==> flow/design.v <==
module JAM (
input CLK,
input RST,
output reg [2:0] W,
output reg [2:0] J,
input [6:0] Cost,
output reg [3:0] MatchCount,
output reg [9:0] MinCost,
output reg Valid );
reg [2:0] n_state;
reg [2:0] c_state;
reg [2:0] max_index;
reg [2:0] max;
reg [2:0] sortlist [0:7];
reg directions [0:7];
reg sortable;
reg [2:0] list_index;
reg [9:0] cost_sum;
reg [9:0] cost_min;
parameter IDLE          = 3'd0,
          CAL_COST      = 3'd1,
          MIN_CONFIRM   = 3'd2,
          MOVE          = 3'd3,
          FIN           = 3'd4
;
always@(posedge CLK or posedge RST) begin
    if (RST) c_state <= IDLE;
    else c_state <= n_state;
end
always@(*) begin
    case(c_state)
        IDLE : n_state = CAL_COST;
        CAL_COST : n_state = (W == 3'd7) ? MIN_CONFIRM : c_state;
        MIN_CONFIRM : n_state = MOVE;
        MOVE : n_state = (sortable == 1'b0) ? FIN : CAL_COST;
        default : n_state = c_state;
    endcase
end
always @(posedge CLK or posedge RST) begin
    if(RST) list_index <= 3'd0;
    else if(n_state == CAL_COST) list_index <= list_index + 3'd1;
    else list_index <= 3'd0;
end
always @(posedge CLK or posedge RST) begin
    if(RST)begin
        sortlist[0] <= 3'd0;
        sortlist[1] <= 3'd1;
        sortlist[2] <= 3'd2;
        sortlist[3] <= 3'd3;
        sortlist[4] <= 3'd4;
        sortlist[5] <= 3'd5;
        sortlist[6] <= 3'd6;
        sortlist[7] <= 3'd7;
    end
    else if(c_state == MOVE && sortable == 1'b1)begin
        if(directions[sortlist[max_index]] == 1'b0)begin
            sortlist[max_index] <= sortlist[max_index-1];
            sortlist[max_index-1] <= sortlist[max_index];
        end
        else if(directions[sortlist[max_index]] == 1'b1)begin
            sortlist[max_index] <= sortlist[max_index+1];
            sortlist[max_index+1] <= sortlist[max_index];
        end
    end
end
always @(posedge CLK or posedge RST) begin
    if(RST)begin
        directions[0] <= 1'b0;
        directions[1] <= 1'b0;
        directions[2] <= 1'b0;
        directions[3] <= 1'b0;
        directions[4] <= 1'b0;
        directions[5] <= 1'b0;
        directions[6] <= 1'b0;
        directions[7] <= 1'b0;
    end
    else if(c_state == MOVE && sortable == 1'b1)begin
        directions[sortlist[0]] <= (sortlist[max_index] < sortlist[0]) ? ~directions[sortlist[0]] : directions[sortlist[0]];
        directions[sortlist[1]] <= (sortlist[max_index] < sortlist[1]) ? ~directions[sortlist[1]] : directions[sortlist[1]];
        directions[sortlist[2]] <= (sortlist[max_index] < sortlist[2]) ? ~directions[sortlist[2]] : directions[sortlist[2]];
        directions[sortlist[3]] <= (sortlist[max_index] < sortlist[3]) ? ~directions[sortlist[3]] : directions[sortlist[3]];
        directions[sortlist[4]] <= (sortlist[max_index] < sortlist[4]) ? ~directions[sortlist[4]] : directions[sortlist[4]];
        directions[sortlist[5]] <= (sortlist[max_index] < sortlist[5]) ? ~directions[sortlist[5]] : directions[sortlist[5]];
        directions[sortlist[6]] <= (sortlist[max_index] < sortlist[6]) ? ~directions[sortlist[6]] : directions[sortlist[6]];
        directions[sortlist[7]] <= (sortlist[max_index] < sortlist[7]) ? ~directions[sortlist[7]] : directions[sortlist[7]];
    end
end
always @(*) begin
    begin
        max_index = 3'd0;
        max = 3'd0;
        if(max < sortlist[0] && (directions[sortlist[0]] == 1'b1 && sortlist[0] > sortlist[1]))begin
            max = sortlist[0];
            max_index = 3'd0;
        end
        if(max < sortlist[1] &&((directions[sortlist[1]] == 1'b0 && sortlist[1] > sortlist[0])||(directions[sortlist[1]] == 1'b1 && sortlist[1] > sortlist[2])))begin
            max = sortlist[1];
            max_index = 3'd1;
        end
        if(max < sortlist[2] &&((directions[sortlist[2]] == 1'b0 && sortlist[2] > sortlist[1])||(directions[sortlist[2]] == 1'b1 && sortlist[2] > sortlist[3])))begin
            max = sortlist[2];
            max_index = 3'd2;
        end
        if(max < sortlist[3] &&((directions[sortlist[3]] == 1'b0 && sortlist[3] > sortlist[2])||(directions[sortlist[3]] == 1'b1 && sortlist[3] > sortlist[4])))begin
            max = sortlist[3];
            max_index = 3'd3;
        end
        if(max < sortlist[4] &&((directions[sortlist[4]] == 1'b0 && sortlist[4] > sortlist[3])||(directions[sortlist[4]] == 1'b1 && sortlist[4] > sortlist[5])))begin
            max = sortlist[4];
            max_index = 3'd4;
        end
        if(max < sortlist[5] &&((directions[sortlist[5]] == 1'b0 && sortlist[5] > sortlist[4])||(directions[sortlist[5]] == 1'b1 && sortlist[5] > sortlist[6])))begin
            max = sortlist[5];
            max_index = 3'd5;
        end
        if(max < sortlist[6] &&((directions[sortlist[6]] == 1'b0 && sortlist[6] > sortlist[5])||(directions[sortlist[6]] == 1'b1 && sortlist[6] > sortlist[7])))begin
            max = sortlist[6];
            max_index = 3'd6;
        end
        if(max < sortlist[7] &&((directions[sortlist[7]] == 1'b0 && sortlist[7] > sortlist[6])))begin
            max = sortlist[7];
            max_index = 3'd7;
        end
    end
end
always @(*) begin
    sortable = 1'b0;
    sortable = ( directions[sortlist[0]] == 1'b1 && sortlist[0] > sortlist[1]) ? 1'b1 : sortable;
    sortable = ((directions[sortlist[1]] == 1'b0 && sortlist[1] > sortlist[0])||(directions[sortlist[1]] == 1'b1 && sortlist[1] > sortlist[2])) ? 1'b1 : sortable;
    sortable = ((directions[sortlist[2]] == 1'b0 && sortlist[2] > sortlist[1])||(directions[sortlist[2]] == 1'b1 && sortlist[2] > sortlist[3])) ? 1'b1 : sortable;
    sortable = ((directions[sortlist[3]] == 1'b0 && sortlist[3] > sortlist[2])||(directions[sortlist[3]] == 1'b1 && sortlist[3] > sortlist[4])) ? 1'b1 : sortable;
    sortable = ((directions[sortlist[4]] == 1'b0 && sortlist[4] > sortlist[3])||(directions[sortlist[4]] == 1'b1 && sortlist[4] > sortlist[5])) ? 1'b1 : sortable;
    sortable = ((directions[sortlist[5]] == 1'b0 && sortlist[5] > sortlist[4])||(directions[sortlist[5]] == 1'b1 && sortlist[5] > sortlist[6])) ? 1'b1 : sortable;
    sortable = ((directions[sortlist[6]] == 1'b0 && sortlist[6] > sortlist[5])||(directions[sortlist[6]] == 1'b1 && sortlist[6] > sortlist[7])) ? 1'b1 : sortable;
    sortable = ( directions[sortlist[7]] == 1'b0 && sortlist[7] > sortlist[6]) ? 1'b1 : sortable;
end
always @(posedge CLK or posedge RST) begin
    if(RST) W <= 3'd0;
    else if(c_state == CAL_COST) W <= list_index;
end
always @(*) begin
    J = sortlist[W];
end
always @(posedge CLK or posedge RST) begin
    if(RST) cost_sum <= 10'd0;
    else if(c_state == CAL_COST) cost_sum <= cost_sum + Cost;
    else cost_sum <= 10'd0;
end
always @(posedge CLK or posedge RST) begin
    if(RST) cost_min <= 10'd1023;
    else if(c_state == MIN_CONFIRM) cost_min <= (cost_min > cost_sum) ? cost_sum : cost_min;
end
always @(posedge CLK or posedge RST) begin
    if(RST) MinCost <= 10'd0;
    else if(c_state == FIN) MinCost <= cost_min;
end
always @(posedge CLK or posedge RST) begin
    if(RST) MatchCount <= 4'd0;
    else if(c_state == MIN_CONFIRM)begin
        if(cost_min > cost_sum) MatchCount <= 4'd1;
        else if(cost_min == cost_sum) MatchCount <= MatchCount + 4'd1;
    end
end
always @(posedge CLK or posedge RST) begin
    if(RST) Valid <= 1'b0;
    else if(c_state == FIN) Valid <= 1'b1;
end
endmodule
# --- From RTL to reports: JAM ---
# Module JAM before and after one edit of its RTL, step after step.
# Lines under "before" count in the file above, lines under "after" in the edited file.
# "change" is "after" less "before", of the values as shown.
inputs:
  top_module: "JAM"
  clk_port: "CLK"
  cell_library: "sky130hd"
  lib_corner: "tt_025C_1v80"

# --- The edit ---
# Unified diff, file above to edited file.
# The edit is scripted: it alters the design's behaviour and was not made to optimise anything.
# begin of diff
@@ -130,5 +130,5 @@
     sortable = ((directions[sortlist[2]] == 1'b0 && sortlist[2] > sortlist[1])||(directions[sortlist[2]] == 1'b1 && sortlist[2] > sortlist[3])) ? 1'b1 : sortable;
     sortable = ((directions[sortlist[3]] == 1'b0 && sortlist[3] > sortlist[2])||(directions[sortlist[3]] == 1'b1 && sortlist[3] > sortlist[4])) ? 1'b1 : sortable;
-    sortable = ((directions[sortlist[4]] == 1'b0 && sortlist[4] > sortlist[3])||(directions[sortlist[4]] == 1'b1 && sortlist[4] > sortlist[5])) ? 1'b1 : sortable;
+    sortable = ((directions[sortlist[4]] == 1'b0 && sortlist[4] > sortlist[3])||(directions[sortlist[4]] == 1'b1 && sortlist[4] <= sortlist[5])) ? 1'b1 : sortable;
     sortable = ((directions[sortlist[5]] == 1'b0 && sortlist[5] > sortlist[4])||(directions[sortlist[5]] == 1'b1 && sortlist[5] > sortlist[6])) ? 1'b1 : sortable;
     sortable = ((directions[sortlist[6]] == 1'b0 && sortlist[6] > sortlist[5])||(directions[sortlist[6]] == 1'b1 && sortlist[6] > sortlist[7])) ? 1'b1 : sortable;
# end of diff

# --- After elaboration ---
# Yosys after proc, flatten, opt, wreduce and memory -nomap, before mapping. Print and check cells are not counted. Equal cells are merged and count once.
classes:
  columns: ["element", "before", "after", "change"]
  rows:
  - ["add_sub_neg", 5, 5, 0]
  - ["cmp", 31, 32, 1]
  - ["equal", 113, 113, 0]
  - ["n_mux", 185, 185, 0]
  - ["logic", 15, 15, 0]
  - ["reduce_logical", 79, 81, 2]
op_table:
  columns: ["cell", "before", "after", "change"]
  rows:
  - ["logical AND 1 bit", 23, 24, 1]
  - ["logical OR 1 bit", 6, 7, 1]
  - ["less-or-equal comparator 3 bit", 0, 1, 1]
  - ["2-to-1 mux 1 bit", 92, 92, 0]
  - ["2-to-1 mux 3 bit", 67, 67, 0]
  - ["== test 3 bit with constant B", 57, 57, 0]
  - ["== test 3 x 2 -> 1 bit with constant B", 30, 30, 0]
  - ["== test 3 x 1 -> 1 bit with constant B", 16, 16, 0]
  - ["logical NOT 3 bit", 15, 15, 0]
  - ["< comparator 3 bit", 15, 15, 0]
  - ["inverter 1 bit", 15, 15, 0]
  - ["greater-than comparator 3 bit", 14, 14, 0]
  - ["parallel mux 1 bit (select 8 bit)", 10, 10, 0]
  - ["AND reduction 2 bit", 10, 10, 0]
  - ["parallel mux 1 bit (select 7 bit)", 8, 8, 0]
  - ["AND reduction 4 bit", 8, 8, 0]
  - ["nonzero test 3 bit", 8, 8, 0]
  - ["nonzero test 8 bit", 8, 8, 0]
  - ["!= test 3 x 1 -> 1 bit with constant B", 7, 7, 0]
  - ["parallel mux 3 bit (select 8 bit)", 4, 4, 0]
  - ["adder 3 x 1 -> 3 bit with constant B", 2, 2, 0]
  - ["2-to-1 mux 4 bit", 2, 2, 0]
  - ["adder 10 x 7 -> 10 bit", 1, 1, 0]
  - ["adder 4 x 1 -> 4 bit with constant B", 1, 1, 0]
  - ["== test 10 bit", 1, 1, 0]
  - ["greater-than comparator 10 bit", 1, 1, 0]
  - ["< comparator 1 x 3 -> 1 bit with constant A", 1, 1, 0]
  - ["2-to-1 mux 10 bit", 1, 1, 0]
# Not every row of either side is listed.
word_totals:
  columns: ["element", "before", "after", "change"]
  rows:
  - ["regBits", 76, 76, 0]
  - ["inputBits", 9, 9, 0]
  - ["word_cells", 452, 455, 3]

# --- Depth ---
# Longest topological path by Yosys (ltp), each cell counted once; first at word level (registers and memories cut), then after technology mapping (sequential cells cut; the memories' decode and read muxes count).
logic_depth:
  columns: ["element", "before", "after", "change"]
  rows:
  - ["depth_word", 40, 40, 0]
  - ["ABC_AREA", "0", "0", null]
  - ["ltp_mapped", 72, 74, 2]
  - ["depth_no_buf", 68, 70, 2]

# --- Netlist ---
# Yosys stat after the flow's synthesis: flattened, memories mapped to cells. It holds for the ABC_AREA given above (unset counts as 0); a run with the other value may have another netlist.
mapped:
  columns: ["element", "before", "after", "change"]
  rows:
  - ["stdcells", 1158, 1158, 0]
  - ["synth_area_um2", 9207.6, 9232.6, 25.0]
  - ["seqArea_um2", 1980.6, 1980.6, 0.0]
  - ["flip_flops", 78, 78, 0]
  - ["buf_cells", 69, 67, -2]
types:
  columns: ["type", "before", "after", "change"]
  rows:
  - ["sky130_fd_sc_hd__buf_2", 9, 30, 21]
  - ["sky130_fd_sc_hd__clkbuf_1", 50, 30, -20]
  - ["sky130_fd_sc_hd__mux2_2", 40, 22, -18]
  - ["sky130_fd_sc_hd__nor2_1", 72, 89, 17]
  - ["sky130_fd_sc_hd__mux2_1", 5, 19, 14]
  - ["sky130_fd_sc_hd__nand3_1", 50, 37, -13]
  - ["sky130_fd_sc_hd__nor2b_1", 21, 11, -10]
  - ["sky130_fd_sc_hd__o22ai_1", 6, 16, 10]
  - ["sky130_fd_sc_hd__nand2_1", 114, 106, -8]
  - ["sky130_fd_sc_hd__a21o_1", 21, 14, -7]
  - ["sky130_fd_sc_hd__o21ai_0", 66, 72, 6]
  - ["sky130_fd_sc_hd__o31ai_1", 9, 15, 6]
  - ["sky130_fd_sc_hd__nor3_1", 46, 41, -5]
  - ["sky130_fd_sc_hd__a31oi_1", 15, 10, -5]
  - ["sky130_fd_sc_hd__or3_1", 6, 11, 5]
  - ["sky130_fd_sc_hd__a221o_1", 5, 1, -4]
  - ["sky130_fd_sc_hd__a32oi_1", 5, 9, 4]
  - ["sky130_fd_sc_hd__a21oi_1", 66, 63, -3]
# Not every row of either side is listed.

# --- Worst setup path after synthesis ---
# Source: OpenSTA report_checks on the synthesized netlist (no wires, ideal clock, input and output delay 20% of the period each), path of least setup slack; recovery checks are left aside. Register names are those of the netlist, which keeps one name where synthesis merged equal registers.
synth_path:
  columns: ["element", "before", "after", "change"]
  rows:
  - ["path_kind", "register to register", "register to register", null]
  - ["from", "reg sortlist[0][2]", "reg sortlist[0][1]", null]
  - ["to", "reg directions[7]", "reg directions[4]", null]
  - ["period_ns", 16.0, 16.0, 0.0]
  - ["setup_ns", 0.090, 0.095, 0.005]
  - ["launch_ns", 0.000, 0.000, 0.000]
  - ["t_arrival_ns", 15.008, 14.966, -0.042]
  - ["t_required_ns", 15.910, 15.905, -0.005]
  - ["path_slack_ns", 0.902, 0.939, 0.037]
  - ["path_delay_ns", 15.098, 15.061, -0.037]
  - ["path_stages", 69, 68, -1]
  - ["n_path_buf", 4, 3, -1]
  - ["synth_period_reached_ns", 15.098, 15.061, -0.037]
# "path_delay_ns" = arrival - input delay + setup time.
# "path_stages": output pins that drive a net of the path, with the launching flip-flop's if there is one; two outputs of one cell count as two.
# "synth_period_reached_ns" is the clock period less the worst setup slack; recovery checks do not enter. This is arithmetic on one report: input and output delays are still those of the set period (20% each).
# Between the ends stands the longest chain of elaborated cells between them, by number of cells; it is not shown to be the way that was timed. Of several equally long chains one is given.
# Each line given opens the expression or statement behind the cell; cells for indexed reads and writes are added by Yosys, which also makes memories of some case tables.
# At most two assigning lines are given for a register; there are more.
# Lines with a computed index may be missing from the assigning lines.
synth_via_before:
  path_cell_list: "sky130_fd_sc_hd__dfrtp_1 -> sky130_fd_sc_hd__clkbuf_1 -> sky130_fd_sc_hd__mux2i_1 -> sky130_fd_sc_hd__o211ai_1 -> sky130_fd_sc_hd__o21ai_0 -> sky130_fd_sc_hd__nor2_1 -> sky130_fd_sc_hd__nor2_1 -> sky130_fd_sc_hd__a21oi_1 -> sky130_fd_sc_hd__and3_1 -> sky130_fd_sc_hd__ha_1 -> sky130_fd_sc_hd__a21oi_1 -> sky130_fd_sc_hd__nand3_1 -> sky130_fd_sc_hd__mux2i_1 -> sky130_fd_sc_hd__nand2_1 -> sky130_fd_sc_hd__mux2_2 -> sky130_fd_sc_hd__ha_1 -> sky130_fd_sc_hd__o21a_1 -> sky130_fd_sc_hd__a211oi_1 -> (+33 left out) -> sky130_fd_sc_hd__nand4_1 -> sky130_fd_sc_hd__a31oi_1 -> sky130_fd_sc_hd__nor2b_1 -> sky130_fd_sc_hd__a211oi_4 -> sky130_fd_sc_hd__nor4_1 -> sky130_fd_sc_hd__ha_1 -> sky130_fd_sc_hd__a222oi_1 -> sky130_fd_sc_hd__a31o_1 -> sky130_fd_sc_hd__buf_4 -> sky130_fd_sc_hd__clkinv_1 -> sky130_fd_sc_hd__ha_1 -> sky130_fd_sc_hd__nor3_1 -> sky130_fd_sc_hd__o21ai_0 -> sky130_fd_sc_hd__nand2_1 -> sky130_fd_sc_hd__a311oi_1 -> sky130_fd_sc_hd__a41oi_1 -> sky130_fd_sc_hd__or4_1 -> sky130_fd_sc_hd__o221ai_1"
  elab_chain_cells: 39
  cells_between: 106
synth_lines_before:
  columns: ["element", "line", "source"]
  rows:
  - ["from (decl)", 14, "reg [2:0] sortlist [0:7];"]
  - ["from (assign)", 57, "sortlist[max_index] <= sortlist[max_index-1];"]
  - ["from (assign)", 61, "sortlist[max_index] <= sortlist[max_index+1];"]
  - ["== test 3 bit", 92, "if(max < sortlist[0] && (directions[sortlist[0]] == 1'b1 && sortlist[0] > sortlist[1]))begin"]
  - ["parallel mux 1 bit (select 8 bit)", 92, null]
  - ["logical AND 1 bit (2 in a row)", 92, null]
  - ["2-to-1 mux 3 bit", 92, null]
  - ["< comparator 3 bit", 96, "if(max < sortlist[1] &&((directions[sortlist[1]] == 1'b0 && sortlist[1] > sortlist[0])||(directions[sortlist[1 ..."]
  - ["logical AND 1 bit", 96, null]
  - ["2-to-1 mux 3 bit", 96, null]
  - ["(+24 left out)", null, null]
  - ["2-to-1 mux 1 bit", 79, "directions[sortlist[1]] <= (sortlist[max_index] < sortlist[1]) ? ~directions[sortlist[1]] : directions[sortlis ..."]
  - ["2-to-1 mux 1 bit", 80, "directions[sortlist[2]] <= (sortlist[max_index] < sortlist[2]) ? ~directions[sortlist[2]] : directions[sortlis ..."]
  - ["2-to-1 mux 1 bit", 81, "directions[sortlist[3]] <= (sortlist[max_index] < sortlist[3]) ? ~directions[sortlist[3]] : directions[sortlis ..."]
  - ["2-to-1 mux 1 bit", 82, "directions[sortlist[4]] <= (sortlist[max_index] < sortlist[4]) ? ~directions[sortlist[4]] : directions[sortlis ..."]
  - ["2-to-1 mux 1 bit", 83, "directions[sortlist[5]] <= (sortlist[max_index] < sortlist[5]) ? ~directions[sortlist[5]] : directions[sortlis ..."]
  - ["2-to-1 mux 1 bit", 84, "directions[sortlist[6]] <= (sortlist[max_index] < sortlist[6]) ? ~directions[sortlist[6]] : directions[sortlis ..."]
  - ["2-to-1 mux 1 bit", 85, "directions[sortlist[7]] <= (sortlist[max_index] < sortlist[7]) ? ~directions[sortlist[7]] : directions[sortlis ..."]
  - ["to (assign)", 84, null]
  - ["to (assign)", 85, null]
  - ["to (decl)", 15, "reg directions [0:7];"]
synth_via_after:
  path_cell_list: "sky130_fd_sc_hd__dfrtp_1 -> sky130_fd_sc_hd__buf_2 -> sky130_fd_sc_hd__inv_2 -> sky130_fd_sc_hd__a211oi_1 -> sky130_fd_sc_hd__o31ai_1 -> sky130_fd_sc_hd__o41ai_1 -> sky130_fd_sc_hd__nor4_1 -> sky130_fd_sc_hd__ha_1 -> sky130_fd_sc_hd__o21ai_0 -> sky130_fd_sc_hd__o211ai_1 -> sky130_fd_sc_hd__o21ai_0 -> sky130_fd_sc_hd__ha_1 -> sky130_fd_sc_hd__o21ai_0 -> sky130_fd_sc_hd__nand2b_1 -> sky130_fd_sc_hd__o31a_1 -> sky130_fd_sc_hd__a211oi_2 -> sky130_fd_sc_hd__mux2_2 -> sky130_fd_sc_hd__ha_1 -> (+32 left out) -> sky130_fd_sc_hd__nand3_1 -> sky130_fd_sc_hd__a211oi_1 -> sky130_fd_sc_hd__nor3_4 -> sky130_fd_sc_hd__o31ai_1 -> sky130_fd_sc_hd__ha_1 -> sky130_fd_sc_hd__nand2_1 -> sky130_fd_sc_hd__o211ai_1 -> sky130_fd_sc_hd__o22ai_2 -> sky130_fd_sc_hd__inv_1 -> sky130_fd_sc_hd__clkbuf_1 -> sky130_fd_sc_hd__ha_1 -> sky130_fd_sc_hd__and2_1 -> sky130_fd_sc_hd__o21ai_0 -> sky130_fd_sc_hd__o311ai_0 -> sky130_fd_sc_hd__nor3b_1 -> sky130_fd_sc_hd__a21oi_1 -> sky130_fd_sc_hd__or3_1 -> sky130_fd_sc_hd__o31ai_1"
  elab_chain_cells: 39
  cells_between: 106
synth_lines_after:
  columns: ["element", "line", "source"]
  rows:
  - ["from (decl)", 14, "reg [2:0] sortlist [0:7];"]
  - ["from (assign)", 57, "sortlist[max_index] <= sortlist[max_index-1];"]
  - ["from (assign)", 61, "sortlist[max_index] <= sortlist[max_index+1];"]
  - ["== test 3 bit", 92, "if(max < sortlist[0] && (directions[sortlist[0]] == 1'b1 && sortlist[0] > sortlist[1]))begin"]
  - ["parallel mux 1 bit (select 8 bit)", 92, null]
  - ["logical AND 1 bit (2 in a row)", 92, null]
  - ["2-to-1 mux 3 bit", 92, null]
  - ["< comparator 3 bit", 96, "if(max < sortlist[1] &&((directions[sortlist[1]] == 1'b0 && sortlist[1] > sortlist[0])||(directions[sortlist[1 ..."]
  - ["logical AND 1 bit", 96, null]
  - ["2-to-1 mux 3 bit", 96, null]
  - ["(+24 left out)", null, null]
  - ["2-to-1 mux 1 bit", 79, "directions[sortlist[1]] <= (sortlist[max_index] < sortlist[1]) ? ~directions[sortlist[1]] : directions[sortlis ..."]
  - ["2-to-1 mux 1 bit", 80, "directions[sortlist[2]] <= (sortlist[max_index] < sortlist[2]) ? ~directions[sortlist[2]] : directions[sortlis ..."]
  - ["2-to-1 mux 1 bit", 81, "directions[sortlist[3]] <= (sortlist[max_index] < sortlist[3]) ? ~directions[sortlist[3]] : directions[sortlis ..."]
  - ["2-to-1 mux 1 bit", 82, "directions[sortlist[4]] <= (sortlist[max_index] < sortlist[4]) ? ~directions[sortlist[4]] : directions[sortlis ..."]
  - ["2-to-1 mux 1 bit", 83, "directions[sortlist[5]] <= (sortlist[max_index] < sortlist[5]) ? ~directions[sortlist[5]] : directions[sortlis ..."]
  - ["2-to-1 mux 1 bit", 84, "directions[sortlist[6]] <= (sortlist[max_index] < sortlist[6]) ? ~directions[sortlist[6]] : directions[sortlis ..."]
  - ["2-to-1 mux 1 bit", 85, "directions[sortlist[7]] <= (sortlist[max_index] < sortlist[7]) ? ~directions[sortlist[7]] : directions[sortlis ..."]
  - ["to (assign)", 84, null]
  - ["to (assign)", 85, null]
  - ["to (decl)", 15, "reg directions [0:7];"]

# --- Worst path after layout ---
# Path of least setup slack in the final report of the runs of set A (OpenROAD, finished layout, wires in). Where an end is a register, its clock arrival counts in the times.
layout_path:
  columns: ["element", "before", "after", "change"]
  rows:
  - ["path_kind", "register to register", "register to register", null]
  - ["from", "reg sortlist[0][2]", "reg sortlist[0][1]", null]
  - ["to", "reg directions[5]", "reg directions[4]", null]
  - ["period_ns", 15.5, 15.5, 0.0]
  - ["setup_ns", 0.09, 0.09, 0.00]
  - ["launch_ns", 0.35, 0.33, -0.02]
  - ["t_arrival_ns", 14.93, 15.00, 0.07]
  - ["t_required_ns", 15.77, 15.75, -0.02]
  - ["path_slack_ns", 0.83, 0.74, -0.09]
  - ["path_stages", 66, 71, 5]
  - ["n_path_buf", 2, 6, 4]
# Between the ends stands the longest chain of elaborated cells between them, by number of cells; it is not shown to be the way that was timed. Of several equally long chains one is given.
# At most two assigning lines are given for a register; there are more.
# Lines with a computed index may be missing from the assigning lines.
layout_via_before:
  path_cell_list: "sky130_fd_sc_hd__dfrtp_2 -> sky130_fd_sc_hd__mux2i_1 -> sky130_fd_sc_hd__o211ai_1 -> sky130_fd_sc_hd__o21ai_0 -> sky130_fd_sc_hd__nor2_1 -> sky130_fd_sc_hd__nor2_1 -> sky130_fd_sc_hd__a21oi_1 -> sky130_fd_sc_hd__and3_1 -> sky130_fd_sc_hd__ha_1 -> sky130_fd_sc_hd__a21oi_2 -> sky130_fd_sc_hd__nand3_1 -> sky130_fd_sc_hd__mux2i_4 -> sky130_fd_sc_hd__nand2_2 -> sky130_fd_sc_hd__mux2_2 -> sky130_fd_sc_hd__ha_1 -> sky130_fd_sc_hd__o21a_1 -> sky130_fd_sc_hd__a211oi_2 -> sky130_fd_sc_hd__a21oi_1 -> (+30 left out) -> sky130_fd_sc_hd__nand4_1 -> sky130_fd_sc_hd__a31oi_2 -> sky130_fd_sc_hd__nor2b_1 -> sky130_fd_sc_hd__a211oi_4 -> sky130_fd_sc_hd__nor4_1 -> sky130_fd_sc_hd__ha_1 -> sky130_fd_sc_hd__a222oi_1 -> sky130_fd_sc_hd__a31o_2 -> sky130_fd_sc_hd__clkinv_1 -> sky130_fd_sc_hd__buf_4 -> sky130_fd_sc_hd__ha_1 -> sky130_fd_sc_hd__o21a_1 -> sky130_fd_sc_hd__nor2_2 -> sky130_fd_sc_hd__a31oi_1 -> sky130_fd_sc_hd__xnor2_2 -> sky130_fd_sc_hd__a32o_1 -> sky130_fd_sc_hd__or4_1 -> sky130_fd_sc_hd__o221ai_1"
  elab_chain_cells: 39
  cells_between: 106
layout_lines_before:
  columns: ["element", "line", "source"]
  rows:
  - ["from (decl)", 14, "reg [2:0] sortlist [0:7];"]
  - ["from (assign)", 57, "sortlist[max_index] <= sortlist[max_index-1];"]
  - ["from (assign)", 61, "sortlist[max_index] <= sortlist[max_index+1];"]
  - ["== test 3 bit", 92, "if(max < sortlist[0] && (directions[sortlist[0]] == 1'b1 && sortlist[0] > sortlist[1]))begin"]
  - ["parallel mux 1 bit (select 8 bit)", 92, null]
  - ["logical AND 1 bit (2 in a row)", 92, null]
  - ["2-to-1 mux 3 bit", 92, null]
  - ["< comparator 3 bit", 96, "if(max < sortlist[1] &&((directions[sortlist[1]] == 1'b0 && sortlist[1] > sortlist[0])||(directions[sortlist[1 ..."]
  - ["logical AND 1 bit", 96, null]
  - ["2-to-1 mux 3 bit", 96, null]
  - ["(+24 left out)", null, null]
  - ["2-to-1 mux 1 bit", 79, "directions[sortlist[1]] <= (sortlist[max_index] < sortlist[1]) ? ~directions[sortlist[1]] : directions[sortlis ..."]
  - ["2-to-1 mux 1 bit", 80, "directions[sortlist[2]] <= (sortlist[max_index] < sortlist[2]) ? ~directions[sortlist[2]] : directions[sortlis ..."]
  - ["2-to-1 mux 1 bit", 81, "directions[sortlist[3]] <= (sortlist[max_index] < sortlist[3]) ? ~directions[sortlist[3]] : directions[sortlis ..."]
  - ["2-to-1 mux 1 bit", 82, "directions[sortlist[4]] <= (sortlist[max_index] < sortlist[4]) ? ~directions[sortlist[4]] : directions[sortlis ..."]
  - ["2-to-1 mux 1 bit", 83, "directions[sortlist[5]] <= (sortlist[max_index] < sortlist[5]) ? ~directions[sortlist[5]] : directions[sortlis ..."]
  - ["2-to-1 mux 1 bit", 84, "directions[sortlist[6]] <= (sortlist[max_index] < sortlist[6]) ? ~directions[sortlist[6]] : directions[sortlis ..."]
  - ["2-to-1 mux 1 bit", 85, "directions[sortlist[7]] <= (sortlist[max_index] < sortlist[7]) ? ~directions[sortlist[7]] : directions[sortlis ..."]
  - ["to (assign)", 84, null]
  - ["to (assign)", 85, null]
  - ["to (decl)", 15, "reg directions [0:7];"]
layout_via_after:
  path_cell_list: "sky130_fd_sc_hd__dfrtp_2 -> sky130_fd_sc_hd__buf_12 -> sky130_fd_sc_hd__nor2b_1 -> sky130_fd_sc_hd__o22ai_1 -> sky130_fd_sc_hd__o31ai_2 -> sky130_fd_sc_hd__o41ai_2 -> sky130_fd_sc_hd__nor4_1 -> sky130_fd_sc_hd__buf_4 -> sky130_fd_sc_hd__ha_1 -> sky130_fd_sc_hd__o21ai_0 -> sky130_fd_sc_hd__o211ai_1 -> sky130_fd_sc_hd__o21ai_1 -> sky130_fd_sc_hd__ha_1 -> sky130_fd_sc_hd__o21ai_0 -> sky130_fd_sc_hd__nand2b_1 -> sky130_fd_sc_hd__inv_1 -> sky130_fd_sc_hd__nor2_1 -> sky130_fd_sc_hd__a211oi_2 -> (+35 left out) -> sky130_fd_sc_hd__buf_4 -> sky130_fd_sc_hd__nor2_1 -> sky130_fd_sc_hd__o311a_4 -> sky130_fd_sc_hd__and3_2 -> sky130_fd_sc_hd__a221oi_1 -> sky130_fd_sc_hd__o211ai_1 -> sky130_fd_sc_hd__o22ai_2 -> sky130_fd_sc_hd__buf_6 -> sky130_fd_sc_hd__clkinvlp_4 -> sky130_fd_sc_hd__ha_1 -> sky130_fd_sc_hd__and2_1 -> sky130_fd_sc_hd__o21ai_0 -> sky130_fd_sc_hd__o311ai_0 -> sky130_fd_sc_hd__nor3b_1 -> sky130_fd_sc_hd__buf_4 -> sky130_fd_sc_hd__a21oi_1 -> sky130_fd_sc_hd__or3_1 -> sky130_fd_sc_hd__o31ai_2"
  elab_chain_cells: 39
  cells_between: 106
layout_lines_after:
  columns: ["element", "line", "source"]
  rows:
  - ["from (decl)", 14, "reg [2:0] sortlist [0:7];"]
  - ["from (assign)", 57, "sortlist[max_index] <= sortlist[max_index-1];"]
  - ["from (assign)", 61, "sortlist[max_index] <= sortlist[max_index+1];"]
  - ["== test 3 bit", 92, "if(max < sortlist[0] && (directions[sortlist[0]] == 1'b1 && sortlist[0] > sortlist[1]))begin"]
  - ["parallel mux 1 bit (select 8 bit)", 92, null]
  - ["logical AND 1 bit (2 in a row)", 92, null]
  - ["2-to-1 mux 3 bit", 92, null]
  - ["< comparator 3 bit", 96, "if(max < sortlist[1] &&((directions[sortlist[1]] == 1'b0 && sortlist[1] > sortlist[0])||(directions[sortlist[1 ..."]
  - ["logical AND 1 bit", 96, null]
  - ["2-to-1 mux 3 bit", 96, null]
  - ["(+24 left out)", null, null]
  - ["2-to-1 mux 1 bit", 79, "directions[sortlist[1]] <= (sortlist[max_index] < sortlist[1]) ? ~directions[sortlist[1]] : directions[sortlis ..."]
  - ["2-to-1 mux 1 bit", 80, "directions[sortlist[2]] <= (sortlist[max_index] < sortlist[2]) ? ~directions[sortlist[2]] : directions[sortlis ..."]
  - ["2-to-1 mux 1 bit", 81, "directions[sortlist[3]] <= (sortlist[max_index] < sortlist[3]) ? ~directions[sortlist[3]] : directions[sortlis ..."]
  - ["2-to-1 mux 1 bit", 82, "directions[sortlist[4]] <= (sortlist[max_index] < sortlist[4]) ? ~directions[sortlist[4]] : directions[sortlis ..."]
  - ["2-to-1 mux 1 bit", 83, "directions[sortlist[5]] <= (sortlist[max_index] < sortlist[5]) ? ~directions[sortlist[5]] : directions[sortlis ..."]
  - ["2-to-1 mux 1 bit", 84, "directions[sortlist[6]] <= (sortlist[max_index] < sortlist[6]) ? ~directions[sortlist[6]] : directions[sortlis ..."]
  - ["2-to-1 mux 1 bit", 85, "directions[sortlist[7]] <= (sortlist[max_index] < sortlist[7]) ? ~directions[sortlist[7]] : directions[sortlis ..."]
  - ["to (assign)", 84, null]
  - ["to (assign)", 85, null]
  - ["to (decl)", 15, "reg directions [0:7];"]

# --- Flow runs ---
# Runs of the flow (Yosys, OpenROAD) on both versions; the two runs of a pair have the same settings. The constraints put input and output delay at 20% of the set period each and load the outputs with 0.01 pF.
flow_settings_set_A:
  CORE_UTILIZATION: 40
  period_ns: 15.5
  CAP_MARGIN: 20
  CORE_MARGIN: 2
  SLEW_MARGIN: 20
results_set_A:
  columns: ["element", "before", "after", "change"]
  rows:
  - ["yosys_chip_area_um2", 9207.6, 9232.6, 25.0]
  - ["design.die.area_um2", 24248.7, 24312.6, 63.9]
  - ["layout_stdcell_area_um2", 10436.3, 10707.8, 271.5]
  - ["finish.utilization_pct", 46.1, 47.3, 1.2]
  - ["fin_ws_ns", 0.834, 0.743, -0.091]
  - ["setupTns_ns", 0.000, 0.000, 0.000]
  - ["ws_hold_ns", 0.438, 0.433, -0.005]
  - ["total_power_mw", 0.6516, 0.6549, 0.0033]
  - ["clock_period_reached_ns", 14.666, 14.757, 0.091]
flow_settings_set_B:
  ABC_AREA: 1
  CAP_MARGIN: 5
  CELL_PAD_IN_SITES_DETAIL_PLACEMENT: 2
  CELL_PAD_IN_SITES_GLOBAL_PLACEMENT: 2
  CORE_ASPECT_RATIO: 0.67
  CORE_UTILIZATION: 17
  CTS_CLUSTER_DIAMETER: 285
  CTS_CLUSTER_SIZE: 53
  GPL_ROUTABILITY_DRIVEN: 1
  MAX_ROUTING_LAYER: "met5"
  MIN_ROUTING_LAYER: "met1"
  PLACE_DENSITY: 0.9
  SETUP_SLACK_MARGIN: 0.09
  period_ns: 13.4
  CORE_MARGIN: 2
  SLEW_MARGIN: 20
results_set_B:
  columns: ["element", "before", "after", "change"]
  rows:
  - ["yosys_chip_area_um2", 8993.6, 9087.5, 93.9]
  - ["design.die.area_um2", 54796.9, 55358.4, 561.5]
  - ["layout_stdcell_area_um2", 10446.3, 10493.8, 47.5]
  - ["finish.utilization_pct", 20.1, 19.8, -0.3]
  - ["fin_ws_ns", 0.841, 0.897, 0.056]
  - ["setupTns_ns", 0.000, 0.000, 0.000]
  - ["ws_hold_ns", 0.475, 0.471, -0.004]
  - ["total_power_mw", 0.7606, 0.7665, 0.0059]
  - ["clock_period_reached_ns", 12.559, 12.503, -0.056]
# "clock_period_reached_ns" means the clock period less the worst setup slack. The figure is calculated, with input and output delays left at 20% of the set period.
# "total_power_mw" rests on the timing tool's default activity at the inputs, not on a simulated workload.
